==> flow/design.v <==
module ALU #(parameter w = 8) (
    clk, rst, CE, IN_valid, MODE, CMD, OPA, OPB, Cin,
    ERR, RES, OF, COUT, G, L, E);
    input clk;
    input rst;
    input CE;
    input [1:0] IN_valid;
    input MODE;
    input [3:0] CMD;
    input [w-1:0] OPA;
    input [w-1:0] OPB;
    input Cin;
    output reg ERR;
    output reg OF;
    output reg COUT;
    output reg G;
    output reg L;
    output reg E;
    output reg [2*w:0] RES;
reg [1:0] IN_valid_t;
reg [3:0] CMD_t;
reg MODE_t, Cin_t;
reg [w-1:0] OPA_t, OPB_t;
reg ERR_t, OF_t, COUT_t, G_t, L_t, E_t;
reg [2*w:0] RES_t, RES_m;
reg signed [w-1:0] sOPA, sOPB;
reg signed [2*w:0] sRES;
reg [$clog2(w)-1:0] shift_amount;
always @(posedge clk or posedge rst) begin  
    if(rst) begin
        OPA_t <= 0;
        OPB_t <= 0;
        Cin_t <= 0;
        IN_valid_t <= 0;
        MODE_t <= 0;
        CMD_t <= 0; end
     else if(CE) begin
        OPA_t <= OPA;
        OPB_t <= OPB;
        Cin_t <= Cin;
        IN_valid_t <= IN_valid;
        MODE_t <= MODE;
        CMD_t <= CMD; end   
end
always @(*) begin
    ERR_t = 0;    
    sOPA = 0;
    sOPB = 0;
    sRES = 0;
    shift_amount = 0;
    OF_t = 0;
    COUT_t = 0;
    G_t = 0;
    L_t = 0;
    E_t = 0;
    RES_t = 0;
    if(MODE_t) begin
        case(CMD_t)
            4'b0000: begin 
                        if(IN_valid_t == 2'b11) begin
                            RES_t = OPA_t + OPB_t;
                            COUT_t = RES_t[w]; end
                        else ERR_t = 1; end
            4'b0001: begin 
                        if(IN_valid_t == 2'b11) begin
                            RES_t = OPA_t - OPB_t;
                            OF_t = (OPA_t < OPB_t) ? 1 : 0; end
                        else ERR_t = 1; end
            4'b0010: begin 
                        if(IN_valid_t == 2'b11) begin
                            RES_t = OPA_t + OPB_t + Cin_t;
                            COUT_t = RES_t[w]; end
                        else ERR_t = 1; end
            4'b0011: begin 
                        if(IN_valid_t == 2'b11) begin
                            RES_t = OPA_t - OPB_t - Cin_t;
                            OF_t = (OPA_t < (OPB_t + Cin_t)); end
                        else ERR_t = 1; end
            4'b0100: begin 
                        if(IN_valid_t[0] == 1'b1) begin
                            RES_t = OPA_t + 1'b1;
                            COUT_t = RES_t[w]; end
                        else ERR_t = 1; end
            4'b0101: begin 
                        if(IN_valid_t[0] == 1'b1) begin
                            RES_t = OPA_t - 1'b1;
                            OF_t = RES_t[w]; end
                        else ERR_t = 1; end
            4'b0110: begin 
                        if(IN_valid_t[1] == 1'b1) begin
                            RES_t = OPB_t + 1'b1;
                            COUT_t = RES_t[w]; end
                        else ERR_t = 1; end
            4'b0111: begin 
                        if(IN_valid_t[1] == 1'b1) begin
                            RES_t = OPB_t - 1'b1;
                            OF_t = RES_t[w]; end
                        else ERR_t = 1; end
            4'b1000: begin 
                        if(IN_valid_t == 2'b11) begin
                            E_t = (OPA_t == OPB_t) ? 1 : 0;
                            L_t = (OPA_t < OPB_t) ? 1 : 0;
                            G_t = (OPA_t > OPB_t) ? 1 : 0; end
                        else ERR_t = 1; end
            4'b1001: begin 
                        if(IN_valid_t == 2'b11) begin
                            RES_t = (OPA_t + 1) * (OPB_t + 1); end
                        else ERR_t = 1; end
            4'b1010: begin 
                        if(IN_valid_t == 2'b11) begin
                            RES_t = (OPA_t << 1) * OPB_t; end
                        else ERR_t = 1; end
            4'b1011: begin
                        if(IN_valid_t == 2'b11) begin
                            sOPA = $signed(OPA_t);
                            sOPB = $signed(OPB_t);
                            sRES = sOPA + sOPB;
                            RES_t = sRES;
                            OF_t = ((sOPA[w-1] == sOPB[w-1]) && (sRES[w-1] != sOPA[w-1]));
                            E_t = (sOPA == sOPB) ? 1 : 0;
                            L_t = (sOPA < sOPB) ? 1 : 0;
                            G_t = (sOPA > sOPB) ? 1 : 0; end
                        else ERR_t = 1; end
            4'b1100: begin
                        if(IN_valid_t == 2'b11) begin
                            sOPA = $signed(OPA_t);
                            sOPB = $signed(OPB_t);
                            sRES = sOPA - sOPB;
                            RES_t = sRES;
                            OF_t = ((sOPA[w-1] != sOPB[w-1]) && (sRES[w-1] != sOPA[w-1]));
                            E_t = (sOPA == sOPB) ? 1 : 0;
                            L_t = (sOPA < sOPB) ? 1 : 0;
                            G_t = (sOPA > sOPB) ? 1 : 0; end
                        else ERR_t = 1; end
            default: begin
                        RES_t = 0;
                        COUT_t = 1'b0;
                        OF_t = 1'b0;
                        G_t = 1'b0;
                        E_t = 1'b0;
                        L_t = 1'b0;
                        ERR_t = 1'b1; end
             endcase
             end
    else begin 
        case(CMD_t)
          4'b0000: begin
                      if(IN_valid_t == 2'b11) begin
                          RES_t = OPA_t & OPB_t; end
                      else ERR_t = 1; end
          4'b0001: begin
                      if(IN_valid_t == 2'b11) begin
                          RES_t = ~(OPA_t & OPB_t);
                          RES_t[2*w-1 : 8] = 0; end
                      else ERR_t = 1; end
          4'b0010: begin
                      if(IN_valid_t == 2'b11) begin
                          RES_t = OPA_t | OPB_t; end
                      else ERR_t = 1; end
          4'b0011: begin
                      if(IN_valid_t == 2'b11) begin
                          RES_t = ~(OPA_t | OPB_t);
                          RES_t[2*w-1 : 8] = 0; end
                      else ERR_t = 1; end
          4'b0100: begin
                      if(IN_valid_t == 2'b11) begin
                          RES_t = OPA_t ^ OPB_t; end
                      else ERR_t = 1; end
          4'b0101: begin
                      if(IN_valid_t == 2'b11) begin
                          RES_t = ~(OPA_t ^ OPB_t);
                          RES_t[2*w-1 : 8] = 0; end
                      else ERR_t = 1; end
          4'b0110: begin
                      if(IN_valid_t[0] == 1'b1) begin
                          RES_t = ~OPA_t;
                          RES_t[2*w-1 : 8] = 0; end
                      else ERR_t = 1; end
          4'b0111: begin
                      if(IN_valid_t[1] == 1'b1) begin
                          RES_t = ~OPB_t;
                          RES_t[2*w-1 : 8] = 0; end
                      else ERR_t = 1; end
          4'b1000: begin
                      if(IN_valid_t[0] == 1'b1) begin
                          RES_t = OPA_t >> 1; end
                      else ERR_t = 1; end
          4'b1001: begin
                      if(IN_valid_t[0] == 1'b1) begin
                          RES_t = OPA_t << 1; end
                      else ERR_t = 1; end
          4'b1010: begin
                      if(IN_valid_t[1] == 1'b1) begin
                          RES_t = OPB_t >> 1; end
                      else ERR_t = 1; end
          4'b1011: begin
                      if(IN_valid_t[1] == 1'b1) begin
                          RES_t = OPB_t << 1; end
                      else ERR_t = 1; end
          4'b1100: begin 
                      if(IN_valid_t == 2'b11) begin
                          if( |(OPB_t[(w-1) : ($clog2(w)+1)]))
                               ERR_t = 1;
                          else begin
                               shift_amount = OPB_t[$clog2(w)-1:0];
                               RES_t = {1'b0, ((OPA_t << shift_amount) | OPA_t >> (w - shift_amount))}; end end
                      else  ERR_t = 1; end
          4'b1101: begin 
                      if(IN_valid_t == 2'b11) begin
                          if( |(OPB_t[(w-1) : ($clog2(w)+1)]))
                               ERR_t = 1;
                          else begin
                               shift_amount = OPB_t[$clog2(w)-1:0];
                               RES_t = {1'b0, ((OPA_t >> shift_amount) | OPA_t << (w - shift_amount))}; end end
                      else  ERR_t = 1; end
          default: begin
                        RES_t = 0;
                        ERR_t = 1'b1; end
             endcase
             end
end
always @(posedge clk or posedge rst) begin
    if (rst) begin
        RES  <= 0;
        COUT <= 0;
        OF   <= 0;
        G    <= 0;
        L    <= 0;
        E    <= 0;
        ERR  <= 0;
        RES_m <= 0;
    end 
    else if (CE) begin
        if ((CMD_t == 4'b1001 || CMD_t == 4'b1010) && MODE_t == 1) begin
            RES_m <= RES_t;
            RES <= RES_m;
        end
        else
            RES <= RES_t;
            COUT <= COUT_t;
            OF   <= OF_t;
            G    <= G_t;
            L    <= L_t;
            E    <= E_t;
            ERR  <= ERR_t;
  end
end
endmodule
[Tool chain data of ALU]
Tool output for the design above, in the order of the flow.
Line numbers count from 1 in the design file above.
Cell names lack the library's common part.
The mark -- stands for no value.
Inputs
  top: ALU
  clock port: clk
  cell library: sky130hd
  timing corner: tt_025C_1v80

[Elaborated design]
Source: Yosys, flattened and elaborated, memories not mapped. Widths are those after wreduce. Registers that Yosys merges into a memory's read port (data or address) are not register bits. Print and check cells do not count.
Cells by class
  add/subtract/negate cells: 14
  multiply operators: 2
  magnitude comparators: 5
  equal/unequal tests: 20
  shift-type cells: 4
  muxes and demuxes: 76
  bitwise logic cells: 10
  reduce/logical cells: 15
Operators with widths (count)
  17-bit case mux with 14-bit select: 1
  17-bit case mux with 12-bit select: 1
  17-bit 2-to-1 mux: 10
  9-bit by 9-bit multiplier with 17-bit output: 1
  8-bit by 8-bit multiplier with 16-bit output: 1
  8-bit 2-to-1 mux: 12
  8-bit NOT with 17-bit output: 5
  9-bit 2-to-1 mux: 5
  1-bit 2-to-1 mux: 37
  8-bit by 1-bit adder with 9-bit output (second input constant): 4
  8-bit by 32-bit left shift with 8-bit output: 1
  8-bit by 32-bit >> shifter with 8-bit output: 1
  4-bit equality test (second input constant): 6
  8-bit < comparator: 3
  8-bit OR: 3
  8-bit by 1-bit subtractor with 9-bit output (second input constant): 2
  8-bit by 8-bit adder with 9-bit output: 2
  8-bit by 8-bit subtractor with 9-bit output: 2
  17-bit by 1-bit subtractor with 17-bit output: 1
  4-bit by 3-bit equality test with 1-bit output (second input constant): 4
  8-bit greater-than comparator: 2
  8-bit equality test: 2
  7-bit 2-to-1 mux: 2
  9-bit by 1-bit adder with 10-bit output: 1
  10-bit 2-to-1 mux: 1
  9-bit OR reduction: 1
  2-bit OR reduction: 4
  4-bit by 2-bit equality test with 1-bit output (second input constant): 2
Not listed: further kinds 21, cells in them 29.
Storage and ports
  register bits after elaboration: 64
  bits of input ports: 27
  output and inout bits: 23
  elaborated cells: 160

[Depth]
Longest topological path by Yosys (ltp), each cell counted once; first at word level (registers and memories cut), then after technology mapping (sequential cells cut; the memories' decode and read muxes count).
Logic depth
  depth after elaboration: 8
  ABC_AREA: 1
  mapped depth: 30
  gate-level depth less buffers: 29

[Synthesis result]
Source: synth_stat.txt of the flow (Yosys; design flattened, memories mapped). It holds for the ABC_AREA given above (unset counts as 0); a run with the other value may have another netlist.
Synthesis totals
  mapped cells: 1870
  mapped area: 12294.3 sq um
  area of sequential cells: 1601.5 sq um
  mapped flip-flops: 64
  buffer cells: 72
Cell types
  nand2_1: count 499, area in all 1.87E+03 sq um
  fa_1: count 87, area in all 1741.67 sq um
  dfrtp_1: count 64, area in all 1.6E+03 sq um
  ha_1: count 116, area in all 1.45E+03 sq um
  inv_1: count 293, area in all 1.1E+03 sq um
  nand3_1: count 128, area in all 640.614 sq um
  o21ai_0: count 109, area in all 545.523 sq um
  nor2_1: count 132, area in all 495.475 sq um
  a21oi_1: count 63, area in all 315.302 sq um
  nand4_1: count 37, area in all 231.472 sq um
  buf_2: count 25, area in all 125.12 sq um
  xor2_1: count 14, area in all 122.618 sq um
  nand2_2: count 19, area in all 118.864 sq um
  o21ai_1: count 22, area in all 110.106 sq um
  inv_2: count 28, area in all 105.101 sq um
  o211ai_1: count 14, area in all 105.101 sq um
  o22ai_1: count 15, area in all 93.84 sq um
  clkbuf_1: count 24, area in all 90.086 sq um
Other cell types: 45; their cells: 181.

[Path before layout]
Path of least setup slack by OpenSTA after synthesis, without wires, with an ideal clock, recovery checks aside; 20% of the period is set as input and as output delay. Where synthesis merged equal registers, the netlist keeps one of their names.
Path after synthesis
  path type: reg-to-reg
  from: register OPB_t[0]
  to: register RES_m[13]
  period: 6000 ps
  setup time: 120 ps
  launch time at the first pin: 0 ps
  arrival: 5117 ps
  data required time: 5880 ps
  slack: 763 ps
  delay of the path: 5237 ps
  driving pins on the path: 28
  buffers on the path: 4
  synthesis period reached: 5237 ps
"delay of the path" is the arrival time less input delay plus setup time.
"driving pins on the path" counts driving pins, that of a launching flip-flop among them; a cell with two outputs on the path counts twice.
"synthesis period reached" = period - worst setup slack (recovery checks aside). The figure is calculated, with input and output delays left at 20% of the set period.
The rows between start and end are the longest chain of elaborated cells between them; the timing report does not say that the signal goes this way. Where chains are equally long, one stands for them.
A line is the first line of the expression or statement that the cell stems from. Yosys adds cells for indexed reads and writes and turns some case tables into memories.
Between the ends, after synthesis
  cells stage by stage: dfrtp_1 buf_4 inv_4 clkbuf_1 ha_1 clkbuf_2 clkbuf_1 nand2_1 fa_1 inv_1 fa_1 inv_1 fa_1 fa_1 inv_1 ha_1 nand2_1 nor2_1 nand2_1 nand2_1 a21oi_1 or2_2 nand3_1 nand2_1 nand2_1 nand4_1 o21ai_0 inv_1
  cells in the longest elaborated chain: 5
  elaborated cells on any way between the ends: 17
  those cells by class: add/sub: 6; mul: 2; mux: 9
RTL lines, path after synthesis
  start: declaration: line 23  | reg [w-1:0] OPA_t, OPB_t;
  start: assignment: line 32  | OPB_t <= 0;
  start: assignment: line 39  | OPB_t <= OPB;
  8-bit by 1-bit adder with 9-bit output: line 107  | RES_t = (OPA_t + 1) * (OPB_t + 1); end
  9-bit by 9-bit multiplier with 17-bit output: line 107
  17-bit 2-to-1 mux: line 106  | if(IN_valid_t == 2'b11) begin
  17-bit case mux with 12-bit select: line 58  | case(CMD_t)
  17-bit 2-to-1 mux: line 57  | if(MODE_t) begin
  end: assignment: line 231  | RES_m <= 0;
  end: assignment: line 235  | RES_m <= RES_t;
  end: declaration: line 25  | reg [2*w:0] RES_t, RES_m;

[Timing after layout]
Path of least setup slack in the final report of stored run 1 (OpenROAD, finished layout, wires in). Where an end is a register, its clock arrival counts in the times.
The report prints the path's times to 10 ps; the period is as set.
Path post-layout
  path type: reg-to-reg
  from: register OPB_t[0]
  to: register RES_m[15]
  period: 9960 ps
  setup time: 110 ps
  launch time at the first pin: 350 ps
  arrival: 7690 ps
  data required time: 10200 ps
  slack: 2510 ps
  driving pins on the path: 26
  buffers on the path: 4
The rows between start and end are the longest chain of elaborated cells between them; the timing report does not say that the signal goes this way. Where chains are equally long, one stands for them.
Between the ends, post-layout
  cells stage by stage: dfrtp_1 buf_4 inv_4 clkbuf_1 ha_1 clkbuf_2 clkbuf_1 nand2_1 fa_1 inv_1 fa_1 fa_1 inv_1 fa_1 inv_1 ha_1 a21oi_1 nor2_1 o21ai_0 nand4_1 o21ai_0 nand3b_1 nand2_1 nand3_1 o21ai_0 inv_1
  cells in the longest elaborated chain: 5
  elaborated cells on any way between the ends: 17
  those cells by class: add/sub: 6; mul: 2; mux: 9
RTL lines, path post-layout
  start: declaration: line 23  | reg [w-1:0] OPA_t, OPB_t;
  start: assignment: line 32  | OPB_t <= 0;
  start: assignment: line 39  | OPB_t <= OPB;
  8-bit by 1-bit adder with 9-bit output: line 107  | RES_t = (OPA_t + 1) * (OPB_t + 1); end
  9-bit by 9-bit multiplier with 17-bit output: line 107
  17-bit 2-to-1 mux: line 106  | if(IN_valid_t == 2'b11) begin
  17-bit case mux with 12-bit select: line 58  | case(CMD_t)
  17-bit 2-to-1 mux: line 57  | if(MODE_t) begin
  end: assignment: line 231  | RES_m <= 0;
  end: assignment: line 235  | RES_m <= RES_t;
  end: declaration: line 25  | reg [2*w:0] RES_t, RES_m;

Appendix: measured runs

Record of 5 stored runs of the RTL-to-layout flow on ALU, platform sky130hd. The runs are unordered. Constraints: input delay and output delay 20% of the set period each, output load 0.01 pF.
"achieved period": clock period set for the run, less the worst setup slack. It is reckoned from that one timing run; input and output delays stay at 20% of the period that was set.
"time on the worst setup path": the worst setup path's part of the clock period (all of it between registers, 20% less for each end at a port) less its slack. A launch clock that arrives late makes it longer, a capture clock that arrives late makes it shorter.
"total design power": no workload was simulated; the value follows from the tool's default switching activity.
"time on the worst setup path" is given in steps of 10 ps.

==> stored run 1: settings <==
{ "ABC_AREA": 1, "CAP_MARGIN": 20, "CELL_PAD_IN_SITES_DETAIL_PLACEMENT": 1, "CORE_UTILIZATION": 40, "CTS_CLUSTER_DIAMETER": 278, "CTS_CLUSTER_SIZE": 76, "GPL_ROUTABILITY_DRIVEN": 0, "GPL_TIMING_DRIVEN": 0, "MIN_ROUTING_LAYER": "met1", "SETUP_SLACK_MARGIN": 0.4, "TNS_END_PERCENT": 70, "period_ns": 9.96, "CORE_MARGIN": 2, "SLEW_MARGIN": 20 }
==> stored run 1: results <==
std-cell area (final layout): 13623.1 sq um
synthesis area: 12294.3 sq um
die size: 32153.9 sq um
time on the worst setup path: 7450 ps
type of the worst setup path: reg-to-reg
setup slack of the worst path: 2513 ps
total negative setup slack: 0 ps
worst hold slack in the final report: 482 ps
final design utilization: 44.8 %
total design power: 2158 uW
achieved period: 7447 ps

==> stored run 2: settings <==
{ "period_ns": 5.79, "CAP_MARGIN": 20, "CORE_MARGIN": 2, "CORE_UTILIZATION": 40, "SLEW_MARGIN": 20 }
==> stored run 2: results <==
std-cell area (final layout): 13553.0 sq um
synthesis area: 11740.0 sq um
die size: 30737.1 sq um
time on the worst setup path: 5570 ps
type of the worst setup path: reg-to-reg
setup slack of the worst path: 218 ps
total negative setup slack: 0 ps
worst hold slack in the final report: 474 ps
final design utilization: 47.1 %
total design power: 4166 uW
achieved period: 5572 ps

==> stored run 3: settings <==
{ "ABC_AREA": 1, "CAP_MARGIN": 10, "CORE_ASPECT_RATIO": 1.09, "CORE_MARGIN": 3, "CORE_UTILIZATION": 49, "CTS_CLUSTER_DIAMETER": 357, "CTS_CLUSTER_SIZE": 12, "GPL_TIMING_DRIVEN": 0, "HOLD_SLACK_MARGIN": 0.13, "MAX_ROUTING_LAYER": "met4", "PLACE_DENSITY_LB_ADDON": 0.01, "SETUP_SLACK_MARGIN": 1.29, "period_ns": 6.0, "SLEW_MARGIN": 20 }
==> stored run 3: results <==
std-cell area (final layout): 15068.2 sq um
synthesis area: 12294.3 sq um
die size: 27029.3 sq um
time on the worst setup path: 5330 ps
type of the worst setup path: reg-to-reg
setup slack of the worst path: 674 ps
total negative setup slack: 0 ps
worst hold slack in the final report: 481 ps
final design utilization: 62.0 %
total design power: 4409 uW
achieved period: 5326 ps

==> stored run 4: settings <==
{ "CTS_CLUSTER_DIAMETER": 357, "HOLD_SLACK_MARGIN": 0.13, "MAX_ROUTING_LAYER": "met4", "period_ns": 6.0, "CAP_MARGIN": 20, "CORE_MARGIN": 2, "CORE_UTILIZATION": 40, "SLEW_MARGIN": 20 }
==> stored run 4: results <==
std-cell area (final layout): 13386.6 sq um
synthesis area: 11740.0 sq um
die size: 30737.1 sq um
time on the worst setup path: 5680 ps
type of the worst setup path: reg-to-reg
setup slack of the worst path: 323 ps
total negative setup slack: 0 ps
worst hold slack in the final report: 481 ps
final design utilization: 46.5 %
total design power: 4019 uW
achieved period: 5677 ps

==> stored run 5: settings <==
{ "ABC_AREA": 0, "CELL_PAD_IN_SITES_DETAIL_PLACEMENT": 2, "CORE_ASPECT_RATIO": 1.4, "CORE_UTILIZATION": 48, "CTS_CLUSTER_DIAMETER": 273, "PLACE_DENSITY_LB_ADDON": 0.25, "SETUP_SLACK_MARGIN": -0.03, "TNS_END_PERCENT": 35, "period_ns": 3.26, "CAP_MARGIN": 20, "CORE_MARGIN": 2, "SLEW_MARGIN": 20 }
==> stored run 5: results <==
did not finish, placement stopped with DPL-0033
